==> flow/design.v <==
module  MUX2x1_ASYNC #  ( parameter  WIDTH = 16 )
  (
  input    wire signed [WIDTH-1:0]           Input_One   ,
  input    wire signed [WIDTH-1:0]           Input_Two   ,
  input    wire                              Selection   ,
  output   wire        [WIDTH-1:0]           Output_Mux 
  );
assign  Output_Mux  = (Selection) ? Input_One:Input_Two;
endmodule
module  Register_File # ( parameter WIDTH = 16            , 
                                    DEPTH = 8             
                                    )
  (
    input     wire    signed    [WIDTH-1:0]   Input_Re    ,
    input     wire    signed    [WIDTH-1:0]   Input_Im    ,
    input     wire                            clk         ,
    input     wire                            rst         ,
    input     wire                            Enable      ,
    output    wire    signed    [WIDTH-1:0]   Output_Re   ,
    output    wire    signed    [WIDTH-1:0]   Output_Im     
  );
  reg signed  [WIDTH-1:0] reg_re [DEPTH-1:0];
  reg signed  [WIDTH-1:0] reg_im [DEPTH-1:0];
integer I;
assign Output_Re = reg_re [DEPTH-1];
assign Output_Im = reg_im [DEPTH-1];
  always @  ( posedge  clk  or  negedge rst )
  begin
    if(~rst)
      begin
        for (  I = 0  ;  I <  DEPTH ; I = I+1 )
        begin
          reg_re[I] <=  'b0 ;
          reg_im[I] <=  'b0 ;
        end
      end
    else
      begin
        if(Enable)
          begin
            reg_re[0] <=  Input_Re ;
            reg_im[0] <=  Input_Im ;
            for(  I = 1 ; I < DEPTH ; I = I+1  )
            begin
             reg_re[I] <=  reg_re[I-1];
             reg_im[I] <=  reg_im[I-1];
            end
          end
        else
          begin
             for (  I = 0  ;  I <  DEPTH ; I = I+1 )
              begin
                reg_re[I] <=  'b0 ;
                reg_im[I] <=  'b0 ;
             end
          end
      end
  end
endmodule
module Swap # ( parameter WIDTH = 16  )
  (
  input   wire    signed  [ WIDTH-1  : 0 ]    Input_Re        ,
  input   wire    signed  [ WIDTH-1  : 0 ]    Input_Im        ,
  input   wire                                Control_signal  ,
  output  wire    signed  [ WIDTH-1  : 0 ]    Output_Re       ,
  output  wire    signed  [ WIDTH-1  : 0 ]    Output_Im       
  );
  wire    signed  [ WIDTH-1  : 0 ]    input_re_complement       ;  
  wire    signed  [ WIDTH-1  : 0 ]    input_im_complement       ;  
assign input_re_complement  =    Input_Im ;
assign input_im_complement  =    (~Input_Re )+1'b1;
MUX2x1_ASYNC #(.WIDTH(WIDTH)) U5_MUX_Re
(
.Input_One  (input_re_complement)               ,
.Input_Two  (Input_Re)    ,
.Selection  (Control_signal)         ,
.Output_Mux (Output_Re)
);
MUX2x1_ASYNC #(.WIDTH(WIDTH)) U6_MUX_Im
(
.Input_One  (input_im_complement)               ,
.Input_Two  (Input_Im)    ,
.Selection  (Control_signal)         ,
.Output_Mux (Output_Im)
);
endmodule
module Butterfly #    ( parameter         WIDTH    = 16 ,
                                          DEPTH    = 8  
                                          )
  (
  input   wire    signed    [WIDTH-1:0]   Input_Re      ,
  input   wire    signed    [WIDTH-1:0]   Input_Im      ,
  input   wire                            clk           ,
  input   wire                            rst           ,
  input   wire                            ctrl_signal   ,
  input   wire                            cordic_valid  ,
  output  wire    signed    [WIDTH-1:-0]  Output_Re     ,
  output  wire    signed    [WIDTH-1:0]   Output_Im
  );
  wire  signed [WIDTH-1:0]    reg_re_out      ;
  wire  signed [WIDTH-1:0]    reg_im_out      ;
  wire  signed [WIDTH-1:0]    mux_out_one     ; 
  wire  signed [WIDTH-1:0]    mux_out_two     ; 
  wire  signed [WIDTH-1:0]    mux_one_in      ; 
  wire  signed [WIDTH-1:0]    mux_two_in      ; 
  wire  signed [WIDTH-1:0]    mux_three_in    ; 
  wire  signed [WIDTH-1:0]    mux_four_in     ; 
  assign mux_two_in   =  reg_re_out - Input_Re  ;
  assign mux_one_in   =  reg_im_out - Input_Im  ;
  assign mux_three_in =  Input_Im + reg_im_out;
  assign mux_four_in  =  Input_Re + reg_re_out;
  Register_File #(.WIDTH(16),.DEPTH(DEPTH)) U1_REGFILE
(
.Input_Re   (mux_out_two)   ,
.Input_Im   (mux_out_one)   , 
.clk        (clk)           ,
.rst        (rst)           ,
.Output_Re  (reg_re_out)    ,
.Enable     (cordic_valid)  ,
.Output_Im  (reg_im_out)   
);
MUX2x1_ASYNC #(.WIDTH(WIDTH)) U1_MUX 
(
.Input_One  (mux_one_in)      ,
.Input_Two  (Input_Im)        ,
.Selection  (ctrl_signal)     ,
.Output_Mux (mux_out_one)
);
MUX2x1_ASYNC #(.WIDTH(WIDTH)) U2_MUX 
(
.Input_One  (mux_two_in)      ,
.Input_Two  (Input_Re)        ,
.Selection  (ctrl_signal)     ,
.Output_Mux (mux_out_two)
);
MUX2x1_ASYNC #(.WIDTH(WIDTH)) U3_MUX 
(
.Input_One  (mux_three_in)    ,
.Input_Two  (reg_im_out)      ,
.Selection  (ctrl_signal)     ,
.Output_Mux (Output_Im)
);
MUX2x1_ASYNC #(.WIDTH(WIDTH)) U4_MUX 
(
.Input_One  (mux_four_in)    ,
.Input_Two  (reg_re_out)     ,
.Selection  (ctrl_signal)    ,
.Output_Mux (Output_Re)
);  
endmodule
module multiplier #(parameter WIDTH       =16        ,
                              FIXED_POINT =11
                              )
(
  input   wire signed   [WIDTH-1:0]     In_One_Re    ,
  input   wire signed   [WIDTH-1:0]     In_One_Im    ,
  input   wire signed   [WIDTH-1:0]     In_Two_Re    ,
  input   wire signed   [WIDTH-1:0]     In_Two_Im    ,
  input   wire                          clk          ,
  input   wire                          rst          ,
  input   wire                          Enable       ,
  output  reg  signed   [WIDTH-1:0]     Out_Re       ,
  output  reg  signed   [WIDTH-1:0]     Out_Im
  );
  wire  signed [WIDTH-1:0]      subtractor_one;  
  wire  signed [WIDTH-1:0]      subtractor_two;  
  wire  signed [WIDTH-1:0]      add_one       ;  
  wire  signed [(2*WIDTH)-1:0]  multi_one     ;  
  wire  signed [(2*WIDTH)-1:0]  multi_two     ;  
  wire  signed [(2*WIDTH)-1:0]  multi_three   ;  
  wire  signed [2*WIDTH:0]      add_re        ;  
  wire  signed [2*WIDTH:0]      add_im        ;  
assign subtractor_one   =   In_One_Re-In_One_Im;
assign subtractor_two   =   In_Two_Re-In_Two_Im;
assign add_one          =   In_One_Re+In_One_Im;
assign multi_one     =   In_Two_Re  * subtractor_one;
assign multi_two     =   In_One_Im  * subtractor_two;
assign multi_three   =   In_Two_Im  * add_one       ;
assign add_re       =    multi_one   + multi_two      ;
assign add_im       =    multi_three + multi_two      ;
always @ (*)
begin
     if(Enable)
       begin
        Out_Re = add_re[WIDTH+FIXED_POINT-1:FIXED_POINT] ;
        Out_Im = add_im[WIDTH+FIXED_POINT-1:FIXED_POINT] ;
       end
     else
      begin
        Out_Re  =  'b0;
        Out_Im  =  'b0;  
      end
end
endmodule
module  exponential # ( parameter   WIDTH=16 )
  (
  input   wire            Multiplier_Enable   ,
  input   wire            clk                 ,
  input   wire            rst                 ,
  output  reg             mux_selection       ,
  output  reg [WIDTH-1:0] br                  ,
  output  reg [WIDTH-1:0] bi                  
  );
  reg [3:0] counter;
  localparam       [WIDTH-1:0]        w2R = 'b0000010110101000 ,
								                      W2I = 'b1111101001011000 ,
								                     	W4R = 'b0000000000000000 ,
								                     	W4I = 'b1111100000000000 ,
								                     	W6R = 'b1111101001011000 ,
								                     	W6I = 'b1111101001011000 ,
								                     	W1R = 'b0000011101100100 ,
								                     	W1I = 'b1111110011110000 ,
								                     	W3R = 'b0000001100010000 ,
								                     	W3I = 'b1111100010011100 ,
								                     	W9R = 'b1111100010011100 ,
								                     	W9I = 'b0000001100010000 ;
always  @ ( posedge clk or  negedge rst)
begin
   if(!rst)
    begin
      counter <=  'b0;
    end
   else
    begin
      if(Multiplier_Enable)
         begin
          counter <= counter +1'b1;
        end
     else
        begin
         counter <=counter;
        end
    end
end
always @(*)
begin
	if(counter =='d5 || counter == 'd10)
	begin
		br = w2R;
		bi = W2I;
		mux_selection = 'b1;
	end
	else if(counter =='d6)
	begin
		br = W4R;
		bi = W4I;
		mux_selection = 'b1;
	end
	else if (counter =='d7 || counter == 'd14)
	begin
		br = W6R;
		bi = W6I;
		mux_selection = 'b1;
	end
	else if (counter =='d9 )
	begin
		br = W1R;
		bi = W1I;
		mux_selection = 'b1;
	end
	else if (counter =='d11 || counter == 'd13)
	begin
		br = W3R;
		bi = W3I;
		mux_selection = 'b1;
	end
	else if (counter =='d15 )
	begin
		br = W9R;
		bi = W9I;
		mux_selection = 'b1;
	end
	else
	begin
		br = 'b1;
		bi = 'b1;
		mux_selection = 'b0;
	end
end
endmodule
module Control_Unit # ( parameter   WIDTH     = 16  ,
                                    STAGES    = 6   
                                    )
  (
  input   wire                clk                 ,   
  input   wire                rst                 ,
  input   wire                Cordic_Valid        ,
  output  reg                 Multiplier_Enable   ,
  output  reg                 FFT_Valid           ,
  output  wire   [STAGES-1:0] Control_Signal_Out
  );
  reg   [4:0] counter ; 
  wire     c1,c2,c3,c4,c5,c6;
  assign Control_Signal_Out = {c6,c5,c4,c3,c2,c1} ;
  always @(posedge clk or negedge rst)
begin
    if(!rst)
    begin
        FFT_Valid <= 'b0;
        Multiplier_Enable <= 'b0;
    end
    else
    begin
        if(counter == 'd14)
          begin
            FFT_Valid <= 'b1;
          end
        else
          begin
            FFT_Valid <=FFT_Valid;  
          end
        if(counter == 'd11)
        begin
            Multiplier_Enable <= 'b1;
        end
    end
end
always  @ ( posedge clk or  negedge rst)
begin
  if(!rst)
   begin
     counter  <=  'b0;
   end  
  else
    begin
      if(Cordic_Valid)
        begin
          counter <= counter  + 'b1;   
        end
      else
        begin
          counter <=  counter ;
        end
    end
end
assign c6 = counter[0]                                    ;
assign c5= counter[0] &(!counter[1])                      ;
assign c4 = counter[1]                                    ;
assign c3 = counter[2]                                    ;
assign c2 = (~counter[3]&counter[2])                        ; 
assign c1 = counter[3]                                    ;      
endmodule
module FFT_TOB  # ( parameter   DEPTH_BUTTER_ONE    = 8    ,
                                DEPTH_BUTTER_TWO    = 4    ,
                                DEPTH_BUTTER_THREE  = 2    ,
                                DEPTH_BTTER_FOUR    = 1    ,  
                                WIDTH               = 16   ,
                                STAGES              = 6    ,
                                FIXED_POINT         = 11   )
( 
input     wire    signed      [WIDTH-1:0]     Input_re          ,
input     wire    signed      [WIDTH-1:0]     Input_Im          ,
input     wire                                cordic_Valid      ,
input     wire                                clk               ,
input     wire                                rst               ,
output    wire    signed      [WIDTH-1:0]     Output_FFT_Re     ,
output    wire    signed      [WIDTH-1:0]     Output_FFT_Im     ,
output    wire                                Data_Valid    
);
wire   [STAGES-1:0]   control_output        ;
wire                  multiplier_enable     ;
wire                  mux_selection         ;
wire     [WIDTH-1:0]  output_re_stage_one   ;
wire     [WIDTH-1:0]  output_im_stage_one   ;
wire     [WIDTH-1:0]  output_re_stage_two   ;
wire     [WIDTH-1:0]  output_im_stage_two   ;
wire     [WIDTH-1:0]  output_re_stage_three ;
wire     [WIDTH-1:0]  output_im_stage_three ;
wire     [WIDTH-1:0]  output_re_swap_one    ;
wire     [WIDTH-1:0]  output_im_swap_one    ;
wire     [WIDTH-1:0]  output_re_swap_two    ;
wire     [WIDTH-1:0]  output_im_swap_two    ;
wire     [WIDTH-1:0]  output_re_twiddle     ;
wire     [WIDTH-1:0]  output_im_twiddle     ;
wire     [WIDTH-1:0]  output_re_multiplier  ;
wire     [WIDTH-1:0]  output_im_multiplier  ;
wire     [WIDTH-1:0]  output_re_mux         ;
wire     [WIDTH-1:0]  output_im_mux         ;
Control_Unit #(.WIDTH(WIDTH),.STAGES(STAGES)) U1_Control
(
.clk                 (clk)                  ,   
.rst                 (rst)                  ,
.Cordic_Valid        (cordic_Valid)         ,
.Multiplier_Enable   (multiplier_enable)    ,
.FFT_Valid           (Data_Valid)           ,
.Control_Signal_Out  (control_output)
);
Butterfly #(.WIDTH(WIDTH),.DEPTH(DEPTH_BUTTER_ONE)) U1_Butterfly
(
.Input_Re      (Input_re)                   ,
.Input_Im      (Input_Im)                   ,
.clk           (clk)                        ,
.rst           (rst)                        ,
.ctrl_signal   (control_output[0])          ,
.cordic_valid  (cordic_Valid)               ,
.Output_Re     (output_re_stage_one)        ,
.Output_Im     (output_im_stage_one)
);
Swap #(.WIDTH(WIDTH)) U1_Swap
(
.Input_Re         (output_re_stage_one)    ,
.Input_Im         (output_im_stage_one)    ,
.Control_signal   (control_output[1])      ,
.Output_Re        (output_re_swap_one)     ,
.Output_Im        (output_im_swap_one)
);
Butterfly #(.WIDTH(WIDTH),.DEPTH(DEPTH_BUTTER_TWO)) U2_Butterfly
(
.Input_Re      (output_re_swap_one)        ,
.Input_Im      (output_im_swap_one)        ,
.clk           (clk)                       ,
.rst           (rst)                       ,
.ctrl_signal   (control_output[2])         ,
.cordic_valid  (cordic_Valid)              ,
.Output_Re     (output_re_stage_two)       , 
.Output_Im     (output_im_stage_two)
);
exponential #(.WIDTH(WIDTH)) U1_Exponential
(
.Multiplier_Enable   (multiplier_enable)                   ,
.clk                 (clk)                ,
.rst                 (rst)                ,
.mux_selection       (mux_selection)      ,
.br                  (output_re_twiddle)  ,
.bi                  (output_im_twiddle) 
);
multiplier #(.WIDTH(WIDTH),.FIXED_POINT(FIXED_POINT)) U1_Multiplier
(
.In_One_Re   (output_re_stage_two)        ,
.In_One_Im   (output_im_stage_two)        ,
.In_Two_Re   (output_re_twiddle)          ,
.In_Two_Im   (output_im_twiddle)          ,
.clk         (clk)                        ,
.rst         (rst)                        ,
.Enable      (multiplier_enable)          ,
.Out_Re      (output_re_multiplier)       ,
.Out_Im      (output_im_multiplier)
);
MUX2x1_ASYNC #(.WIDTH(WIDTH))  U1_Mux_Re_Multiplier
(
.Input_One  (output_re_multiplier)        ,    
.Input_Two  (output_re_stage_two)         ,
.Selection  (mux_selection)               ,
.Output_Mux (output_re_mux)
);
MUX2x1_ASYNC #(.WIDTH(WIDTH))  U1_Mux_Im_Multiplier
(
.Input_One  (output_im_multiplier)        ,
.Input_Two  (output_im_stage_two)         ,
.Selection  (mux_selection)               ,
.Output_Mux (output_im_mux)
);
Butterfly #(.WIDTH(WIDTH),.DEPTH(DEPTH_BUTTER_THREE)) U3_Butterfly
(
.Input_Re      (output_re_mux)            ,
.Input_Im      (output_im_mux)            ,
.clk           (clk)                      ,
.rst           (rst)                      ,
.ctrl_signal   (control_output[3])        ,
.cordic_valid  (cordic_Valid)             ,
.Output_Re     (output_re_stage_three)    ,
.Output_Im     (output_im_stage_three)
 );
Swap #(.WIDTH(WIDTH)) U2_Swap
(
.Input_Re         (output_re_stage_three) ,
.Input_Im         (output_im_stage_three) ,
.Control_signal   (control_output[4])     ,
.Output_Re        (output_re_swap_two)    ,
.Output_Im        (output_im_swap_two)
);
Butterfly #(.WIDTH(WIDTH),.DEPTH(DEPTH_BTTER_FOUR)) U4_Butterfly
(
.Input_Re      (output_re_swap_two)     ,  
.Input_Im      (output_im_swap_two)     ,
.clk           (clk)                    ,
.rst           (rst)                    ,
.ctrl_signal   (control_output[5])      ,
.cordic_valid  (cordic_Valid)           ,
.Output_Re     (Output_FFT_Re)          ,
.Output_Im     (Output_FFT_Im)
);
endmodule
==> reports on FFT_TOB <==
Reports on FFT_TOB
Tool output for the design above before and after an edit, in the order of the flow.
"before" refers to lines of the RTL above, "after" to lines of the edited file.
"diff": "after" minus "before" as printed here. "rel_change_pct": 100 x difference / "before".
Operators carry their Yosys type and port widths (W data, S select, Z words).
Library cell names are shortened.
{ "design": {"top": "FFT_TOB", "clock_port": "clk", "lib": "sky130hd", "corner": "tt_025C_1v80"} }

The edit
Unified diff, file above to edited file.
The edit is scripted: it alters the design's behaviour and was not made to optimise anything.
begin of diff
@@ -373,5 +373,5 @@
 wire     [WIDTH-1:0]  output_re_twiddle     ;
 wire     [WIDTH-1:0]  output_im_twiddle     ;
-wire     [WIDTH-1:0]  output_re_multiplier  ;
+wire     [WIDTH-2:0]  output_re_multiplier  ;
 wire     [WIDTH-1:0]  output_im_multiplier  ;
 wire     [WIDTH-1:0]  output_re_mux         ;
end of diff

After elaboration
Source: Yosys, flattened and elaborated. Widths are those after wreduce; folded enables and synchronous resets count as part of the registers. Registers that Yosys merges into a memory's read port (data or address) are not register bits. Print and check cells do not count. Equal cells are merged and count once.
{ "word_totals": {"columns": ["element", "before", "after", "diff", "rel_change_pct"], "rows": [
  ["regBits", 491, 491, 0, 0.00],
  ["in_bits", 35, 35, 0, 0.00],
  ["out_inout_bits", 33, 33, 0, 0.00],
  ["wordCells", 154, 154, 0, 0.00]
]} }
{ "op_classes": {"columns": ["element", "before", "after", "diff", "rel_change_pct"], "rows": [
  ["addsub", 25, 25, 0, 0.00],
  ["n_mul", 3, 3, 0, 0.00],
  ["n_eq", 11, 11, 0, 0.00],
  ["n_mux", 72, 72, 0, 0.00],
  ["n_logic", 5, 5, 0, 0.00],
  ["n_reduce_logical", 4, 4, 0, 0.00]
]} }
{ "op_table": {"columns": ["op", "before", "after", "diff", "rel_change_pct"], "rows": [
  ["$mux W16", 65, 64, -1, -1.54],
  ["$mul A16 B16 Y27", 3, 2, -1, -33.33],
  ["$add A27 B27 Y27", 2, 1, -1, -50.00],
  ["$add A26 B26 Y26", 0, 1, 1, null],
  ["$mul A16 B16 Y26", 0, 1, 1, null],
  ["$mux W15", 0, 1, 1, null],
  ["$sub A16 B16 Y16", 10, 10, 0, 0.00],
  ["$add A16 B16 Y16", 9, 9, 0, 0.00],
  ["$eq A4 B4 Y1 const B", 6, 6, 0, 0.00],
  ["$mux W1", 6, 6, 0, 0.00],
  ["$eq A4 B3 Y1 const B", 3, 3, 0, 0.00],
  ["$logic_or A1 B1 Y1", 3, 3, 0, 0.00],
  ["$add A16 B1 Y16 const B", 2, 2, 0, 0.00],
  ["$and A1 B1 Y1", 2, 2, 0, 0.00],
  ["$eq A5 B4 Y1 const B", 2, 2, 0, 0.00],
  ["$not A16 Y16", 2, 2, 0, 0.00],
  ["$add A4 B1 Y4 const B", 1, 1, 0, 0.00],
  ["$add A5 B1 Y5 const B", 1, 1, 0, 0.00],
  ["$logic_not A1 Y1", 1, 1, 0, 0.00],
  ["$mux W10", 1, 1, 0, 0.00],
  ["$not A1 Y1", 1, 1, 0, 0.00]
]} }

Logic depth
Yosys ltp: most cells in a row. Word level: on the elaborated netlist, between registers, memories and ports. Mapped: between sequential cells and ports; inverters and the memories' decode and read muxes count.
{ "depth": {"columns": ["element", "before", "after", "diff", "rel_change_pct"], "rows": [
  ["ltp_word", 20, 20, 0, 0.00],
  ["ABC_AREA", "0", "0", null, null],
  ["mapped_depth", 81, 80, -1, -1.23],
  ["depth_no_buf", 80, 77, -3, -3.75]
]} }

After synthesis
Source: synth_stat.txt of the flow (Yosys; design flattened, memories mapped). It holds for the ABC_AREA given above (unset counts as 0); a run with the other value may have another netlist.
{ "mapped": {"columns": ["element", "before", "after", "diff", "rel_change_pct"], "rows": [
  ["cell_count", 5829, 5820, -9, -0.15],
  ["mapped_area_mm2", 0.0539305, 0.0536702, -0.0002603, -0.48],
  ["sequential_area_mm2", 0.0122868, 0.0122868, 0.0000000, 0.00],
  ["ffs", 491, 491, 0, 0.00],
  ["buffers", 212, 196, -16, -7.55]
]} }
{ "types": {"columns": ["cell_type", "before", "after", "diff", "rel_change_pct"], "rows": [
  ["nor2_1", 590, 546, -44, -7.46],
  ["a21oi_1", 313, 279, -34, -10.86],
  ["nand2_1", 347, 374, 27, 7.78],
  ["nor3_1", 45, 71, 26, 57.78],
  ["xnor2_1", 297, 274, -23, -7.74],
  ["and3_1", 8, 30, 22, 275.00],
  ["and2_1", 374, 392, 18, 4.81],
  ["mux2i_1", 61, 79, 18, 29.51],
  ["nand2b_1", 66, 50, -16, -24.24],
  ["clkbuf_1", 174, 159, -15, -8.62],
  ["a31oi_1", 6, 21, 15, 250.00],
  ["inv_1", 978, 990, 12, 1.23],
  ["xor2_1", 68, 57, -11, -16.18],
  ["nor2b_1", 44, 54, 10, 22.73],
  ["fa_1", 615, 606, -9, -1.46],
  ["o21ai_0", 106, 115, 9, 8.49],
  ["nand3_1", 37, 46, 9, 24.32],
  ["o22ai_1", 29, 20, -9, -31.03]
]} }
Not every row of either side is listed.
By module: a second synthesis without flattening, with its own total; a netlist apart from the flattened one above.
{ "unflattened": {"columns": ["element", "before", "after", "diff", "rel_change_pct"], "rows": [
  ["hier_cells", 6513, 6514, 1, 0.02],
  ["area_unflattened_mm2", 0.0630317, 0.0630355, 0.0000038, 0.01]
]} }
Rows give one instance, submodules left out.
{ "modules_before": {"columns": ["mod", "instances", "n_cells", "mod_area_mm2", "seq_area_mm2"], "rows": [
  ["multiplier", 1, 3177, 0.0282809, 0],
  ["Register_File", 1, 540, 0.0081516, 0.0064061],
  ["MUX2x1_ASYNC #(WIDTH=16)", 22, 18, 0.000249, 0],
  ["Register_File", 1, 270, 0.0041915, 0.0032031],
  ["Butterfly", 1, 440, 0.0031543, 0],
  ["Butterfly", 1, 449, 0.003133, 0],
  ["Butterfly", 1, 437, 0.0030267, 0],
  ["Butterfly", 1, 409, 0.002879, 0],
  ["Register_File", 1, 134, 0.002112, 0.0016015],
  ["Register_File", 1, 67, 0.001056, 0.0008008],
  ["exponential #(WIDTH=16)", 1, 90, 0.0006294, 0.0001001],
  ["Swap #(WIDTH=16)", 2, 36, 0.0002878, 0],
  ["Control_Unit", 1, 32, 0.0003641, 0.0001752],
  ["FFT_TOB", 1, 0, 0, 0]
]} }
{ "modules_after": {"columns": ["mod", "instances", "n_cells", "mod_area_mm2", "seq_area_mm2"], "rows": [
  ["multiplier", 1, 3177, 0.0282809, 0],
  ["Register_File", 1, 540, 0.0081516, 0.0064061],
  ["MUX2x1_ASYNC #(WIDTH=16)", 22, 18, 0.000249, 0],
  ["Register_File", 1, 270, 0.0041915, 0.0032031],
  ["Butterfly", 1, 440, 0.0031543, 0],
  ["Butterfly", 1, 449, 0.003133, 0],
  ["Butterfly", 1, 437, 0.0030267, 0],
  ["Butterfly", 1, 409, 0.002879, 0],
  ["Register_File", 1, 134, 0.002112, 0.0016015],
  ["Register_File", 1, 67, 0.001056, 0.0008008],
  ["exponential #(WIDTH=16)", 1, 90, 0.0006294, 0.0001001],
  ["Swap #(WIDTH=16)", 2, 36, 0.0002878, 0],
  ["Control_Unit", 1, 32, 0.0003641, 0.0001752],
  ["FFT_TOB", 1, 1, 0.0000038, 0]
]} }

Worst setup path after synthesis
OpenSTA on the mapped netlist: ideal clock, no wires. The path of least setup slack (recovery checks aside). Input and output delay are each 20% of the period. Register names are those of the netlist, which keeps one name where synthesis merged equal registers.
{ "synth_path": {"columns": ["element", "before", "after", "diff", "rel_change_pct"], "rows": [
  ["kind", "input port to output port", "input port to output port", null, null],
  ["startpoint", "in Input_re[0]", "in Input_re[0]", null, null],
  ["endpoint", "out Output_FFT_Im[15]", "out Output_FFT_Im[15]", null, null],
  ["tclk_ns", 27.0, 27.0, 0.0, 0.00],
  ["input_delay_ns", 5.400, 5.400, 0.000, 0.00],
  ["output_delay_ns", 5.400, 5.400, 0.000, 0.00],
  ["launch_ns", 5.400, 5.400, 0.000, 0.00],
  ["arrival_ns", 20.825, 21.111, 0.286, 1.37],
  ["t_required_ns", 21.600, 21.600, 0.000, 0.00],
  ["path_slack_ns", 0.775, 0.489, -0.286, null],
  ["path_delay_ns", 15.425, 15.711, 0.286, 1.85],
  ["path_stages", 68, 75, 7, 10.29],
  ["path_buffers", 2, 2, 0, 0.00],
  ["synth_period_reached_ns", 26.225, 26.511, 0.286, 1.09]
]} }
"path_delay_ns" is the arrival time less input delay plus setup time.
At an output port there is no setup time.
"path_stages" counts driving pins, that of a launching flip-flop among them; a cell with two outputs on the path counts twice.
"synth_period_reached_ns" is the clock period less the worst setup slack; recovery checks do not enter. This is arithmetic on one report: input and output delays are still those of the set period (20% each).
Between the ends stands the longest chain of elaborated cells between them, by number of cells; it is not shown to be the way that was timed. Of several equally long chains one is given.
A line is the first line of the expression or statement that the cell stems from. Yosys adds cells for indexed reads and writes and turns some case tables into memories.
{ "synth_between_before": {"path_cell_list": "ha_1 > fa_1 > nand2b_1 > a221oi_4 > o2111ai_1 > and3b_1 > nand3_2 > or4_1 > a211oi_1 > xnor2_1 > mux2i_1 > a21oi_1 > ha_1 > inv_1 > o22ai_1 > o31a_1 > or3_1 > a31o_2 > [... 32 more ...] > o21ai_0 > a21boi_0 > o21a_1 > or3_1 > a31oi_1 > xnor2_1 > nor2_1 > a21oi_1 > ha_1 > clkbuf_1 > a21oi_1 > o21bai_1 > a21oi_1 > o21bai_1 > a21oi_1 > nor3_1 > nand3b_1 > xnor2_1", "elab_chain_cells": 19, "cells_between": 30, "lines_between": 12, "cone_classes": "add/sub (12); mul (3); mux (13); logic (2)"} }
{ "synth_rtl_before": {"columns": ["element", "line", "rtl"], "rows": [
  ["from (decl)", 351, "input     wire    signed      [WIDTH-1:0]     Input_re          ,"],
  ["$add A16 B16 Y16", 111, "assign mux_four_in  =  Input_Re + reg_re_out;"],
  ["$mux W16", 8, "assign  Output_Mux  = (Selection) ? Input_One:Input_Two;"],
  ["$not A16 Y16", 71, "assign input_im_complement  =    (~Input_Re )+1'b1;"],
  ["$add A16 B1 Y16", 71, null],
  ["$mux W16", 8, null],
  ["$add A16 B16 Y16", 110, "assign mux_three_in =  Input_Im + reg_im_out;"],
  ["$mux W16", 8, null],
  ["[... 5 more ...]", null, null],
  ["$add A16 B16 Y16", 111, null],
  ["$mux W16", 8, null],
  ["$not A16 Y16", 71, null],
  ["$add A16 B1 Y16", 71, null],
  ["$mux W16", 8, null],
  ["$add A16 B16 Y16", 110, null],
  ["$mux W16", 8, null],
  ["to (decl)", 357, "output    wire    signed      [WIDTH-1:0]     Output_FFT_Im     ,"]
]} }
{ "synth_between_after": {"path_cell_list": "ha_1 > fa_1 > nor2b_1 > o21ai_2 > a31oi_1 > o31a_1 > nor4_1 > and2_1 > nand2b_1 > inv_1 > nand2_1 > or3_1 > xor2_1 > a211oi_1 > a21oi_1 > ha_1 > inv_1 > a2111oi_0 > [... 39 more ...] > inv_1 > nor3_1 > a211oi_1 > xnor2_1 > mux2i_1 > nand3_1 > nor4_1 > xnor2_1 > mux2i_1 > ha_1 > inv_1 > o21bai_1 > a21oi_1 > o21bai_1 > a21oi_1 > nand2_1 > mux2i_1 > xor2_1", "elab_chain_cells": 19, "cells_between": 30, "lines_between": 12, "cone_classes": "add/sub (12); mul (3); mux (13); logic (2)"} }
{ "synth_rtl_after": {"columns": ["element", "line", "rtl"], "rows": [
  ["from (decl)", 351, "input     wire    signed      [WIDTH-1:0]     Input_re          ,"],
  ["$add A16 B16 Y16", 111, "assign mux_four_in  =  Input_Re + reg_re_out;"],
  ["$mux W16", 8, "assign  Output_Mux  = (Selection) ? Input_One:Input_Two;"],
  ["$not A16 Y16", 71, "assign input_im_complement  =    (~Input_Re )+1'b1;"],
  ["$add A16 B1 Y16", 71, null],
  ["$mux W16", 8, null],
  ["$add A16 B16 Y16", 110, "assign mux_three_in =  Input_Im + reg_im_out;"],
  ["$mux W16", 8, null],
  ["[... 5 more ...]", null, null],
  ["$add A16 B16 Y16", 111, null],
  ["$mux W16", 8, null],
  ["$not A16 Y16", 71, null],
  ["$add A16 B1 Y16", 71, null],
  ["$mux W16", 8, null],
  ["$add A16 B16 Y16", 110, null],
  ["$mux W16", 8, null],
  ["to (decl)", 357, "output    wire    signed      [WIDTH-1:0]     Output_FFT_Im     ,"]
]} }

Timing after layout
From the final timing report of each run of pair A: the path of least setup slack in the routed layout; clock arrival at registers is part of the times.
{ "layout_path": {"columns": ["element", "before", "after", "diff", "rel_change_pct"], "rows": [
  ["kind", "input port to output port", "input port to output port", null, null],
  ["startpoint", "in Input_re[0]", "in Input_re[0]", null, null],
  ["endpoint", "out Output_FFT_Im[15]", "out Output_FFT_Im[15]", null, null],
  ["tclk_ns", 26.6, 26.6, 0.0, 0.00],
  ["input_delay_ns", 5.32, 5.32, 0.00, 0.00],
  ["output_delay_ns", 5.32, 5.32, 0.00, 0.00],
  ["launch_ns", 5.32, 5.32, 0.00, 0.00],
  ["arrival_ns", 20.89, 20.93, 0.04, 0.19],
  ["t_required_ns", 21.28, 21.28, 0.00, 0.00],
  ["path_slack_ns", 0.39, 0.35, -0.04, null],
  ["path_stages", 75, 75, 0, 0.00],
  ["path_buffers", 7, 7, 0, 0.00]
]} }
Between the ends stands the longest chain of elaborated cells between them, by number of cells; it is not shown to be the way that was timed. Of several equally long chains one is given.
{ "layout_between_before": {"path_cell_list": "buf_8 > ha_4 > fa_2 > nand2b_4 > a221oi_4 > buf_4 > o2111ai_4 > and3b_2 > nand3_2 > or4_4 > buf_4 > xnor2_2 > o21a_1 > ha_1 > buf_4 > o2111a_1 > a21bo_4 > buf_4 > [... 39 more ...] > and4_1 > and2_4 > inv_1 > nor2_2 > xnor2_1 > mux2i_1 > ha_1 > inv_2 > o21bai_1 > a21oi_2 > o21bai_2 > a21oi_2 > o21bai_1 > a21oi_2 > nor3_1 > nand3b_1 > xnor2_1 > buf_2", "elab_chain_cells": 19, "cells_between": 30, "lines_between": 12, "cone_classes": "add/sub (12); mul (3); mux (13); logic (2)"} }
{ "layout_rtl_before": {"columns": ["element", "line", "rtl"], "rows": [
  ["from (decl)", 351, "input     wire    signed      [WIDTH-1:0]     Input_re          ,"],
  ["$add A16 B16 Y16", 111, "assign mux_four_in  =  Input_Re + reg_re_out;"],
  ["$mux W16", 8, "assign  Output_Mux  = (Selection) ? Input_One:Input_Two;"],
  ["$not A16 Y16", 71, "assign input_im_complement  =    (~Input_Re )+1'b1;"],
  ["$add A16 B1 Y16", 71, null],
  ["$mux W16", 8, null],
  ["$add A16 B16 Y16", 110, "assign mux_three_in =  Input_Im + reg_im_out;"],
  ["$mux W16", 8, null],
  ["[... 5 more ...]", null, null],
  ["$add A16 B16 Y16", 111, null],
  ["$mux W16", 8, null],
  ["$not A16 Y16", 71, null],
  ["$add A16 B1 Y16", 71, null],
  ["$mux W16", 8, null],
  ["$add A16 B16 Y16", 110, null],
  ["$mux W16", 8, null],
  ["to (decl)", 357, "output    wire    signed      [WIDTH-1:0]     Output_FFT_Im     ,"]
]} }
{ "layout_between_after": {"path_cell_list": "buf_8 > ha_4 > fa_2 > nor2b_4 > o21ai_2 > a31oi_1 > o31a_1 > nor4_4 > and2_4 > nand2b_4 > inv_2 > nand2_2 > buf_6 > xor2_2 > mux2i_1 > mux2i_1 > ha_1 > nand2_1 > [... 39 more ...] > xnor3_1 > xnor3_2 > nor2_1 > or2_1 > ha_4 > nand2_4 > nor3_2 > a221o_1 > a311oi_2 > buf_4 > xnor2_2 > mux2i_1 > ha_1 > a21oi_2 > nand2_1 > mux2i_1 > xor2_1 > buf_2", "elab_chain_cells": 19, "cells_between": 30, "lines_between": 12, "cone_classes": "add/sub (12); mul (3); mux (13); logic (2)"} }
{ "layout_rtl_after": {"columns": ["element", "line", "rtl"], "rows": [
  ["from (decl)", 351, "input     wire    signed      [WIDTH-1:0]     Input_re          ,"],
  ["$add A16 B16 Y16", 111, "assign mux_four_in  =  Input_Re + reg_re_out;"],
  ["$mux W16", 8, "assign  Output_Mux  = (Selection) ? Input_One:Input_Two;"],
  ["$not A16 Y16", 71, "assign input_im_complement  =    (~Input_Re )+1'b1;"],
  ["$add A16 B1 Y16", 71, null],
  ["$mux W16", 8, null],
  ["$add A16 B16 Y16", 110, "assign mux_three_in =  Input_Im + reg_im_out;"],
  ["$mux W16", 8, null],
  ["[... 5 more ...]", null, null],
  ["$add A16 B16 Y16", 111, null],
  ["$mux W16", 8, null],
  ["$not A16 Y16", 71, null],
  ["$add A16 B1 Y16", 71, null],
  ["$mux W16", 8, null],
  ["$add A16 B16 Y16", 110, null],
  ["$mux W16", 8, null],
  ["to (decl)", 357, "output    wire    signed      [WIDTH-1:0]     Output_FFT_Im     ,"]
]} }

Measured runs
Both versions went through the flow (Yosys, OpenROAD) with the same settings in each pair. Constraints: input delay and output delay 20% of the set period each, output load 0.01 pF.
{ "flow_settings_pair_A": {"period_ns": 26.6, "CAP_MARGIN": 20, "CORE_MARGIN": 2, "CORE_UTILIZATION": 40, "SLEW_MARGIN": 20} }
{ "measured_pair_A": {"columns": ["element", "before", "after", "diff", "rel_change_pct"], "rows": [
  ["ys_area_mm2", 0.0539305, 0.0536702, -0.0002603, -0.48],
  ["die_footprint_mm2", 0.137778, 0.137122, -0.000656, -0.48],
  ["final_cell_area_mm2", 0.0653201, 0.0657994, 0.0004793, 0.73],
  ["fin_ws_ns", 0.386, 0.347, -0.039, null],
  ["total_negative_slack_ns", 0.000, 0.000, 0.000, null],
  ["final_hold_ws_ns", 0.363, 0.442, 0.079, null]
]} }
{ "flow_settings_pair_B": {"ABC_AREA": 0, "CORE_ASPECT_RATIO": 1.05, "CORE_UTILIZATION": 28, "CTS_CLUSTER_DIAMETER": 157, "CTS_CLUSTER_SIZE": 72, "GPL_ROUTABILITY_DRIVEN": 1, "HOLD_SLACK_MARGIN": 0.28, "MIN_ROUTING_LAYER": "met1", "SETUP_SLACK_MARGIN": -2.0, "SLEW_MARGIN": 25, "TNS_END_PERCENT": 30, "period_ns": 25.7, "CAP_MARGIN": 20, "CORE_MARGIN": 2} }
{ "measured_pair_B": {"columns": ["element", "before", "after", "diff", "rel_change_pct"], "rows": [
  ["ys_area_mm2", 0.0539305, 0.0536702, -0.0002603, -0.48],
  ["die_footprint_mm2", 0.196137, 0.195199, -0.000938, -0.48],
  ["final_cell_area_mm2", 0.0637211, 0.0636385, -0.0000826, -0.13],
  ["fin_ws_ns", -1.213, -1.626, -0.413, null],
  ["total_negative_slack_ns", -13.562, -17.898, -4.336, null],
  ["final_hold_ws_ns", 0.368, 0.357, -0.011, null]
]} }
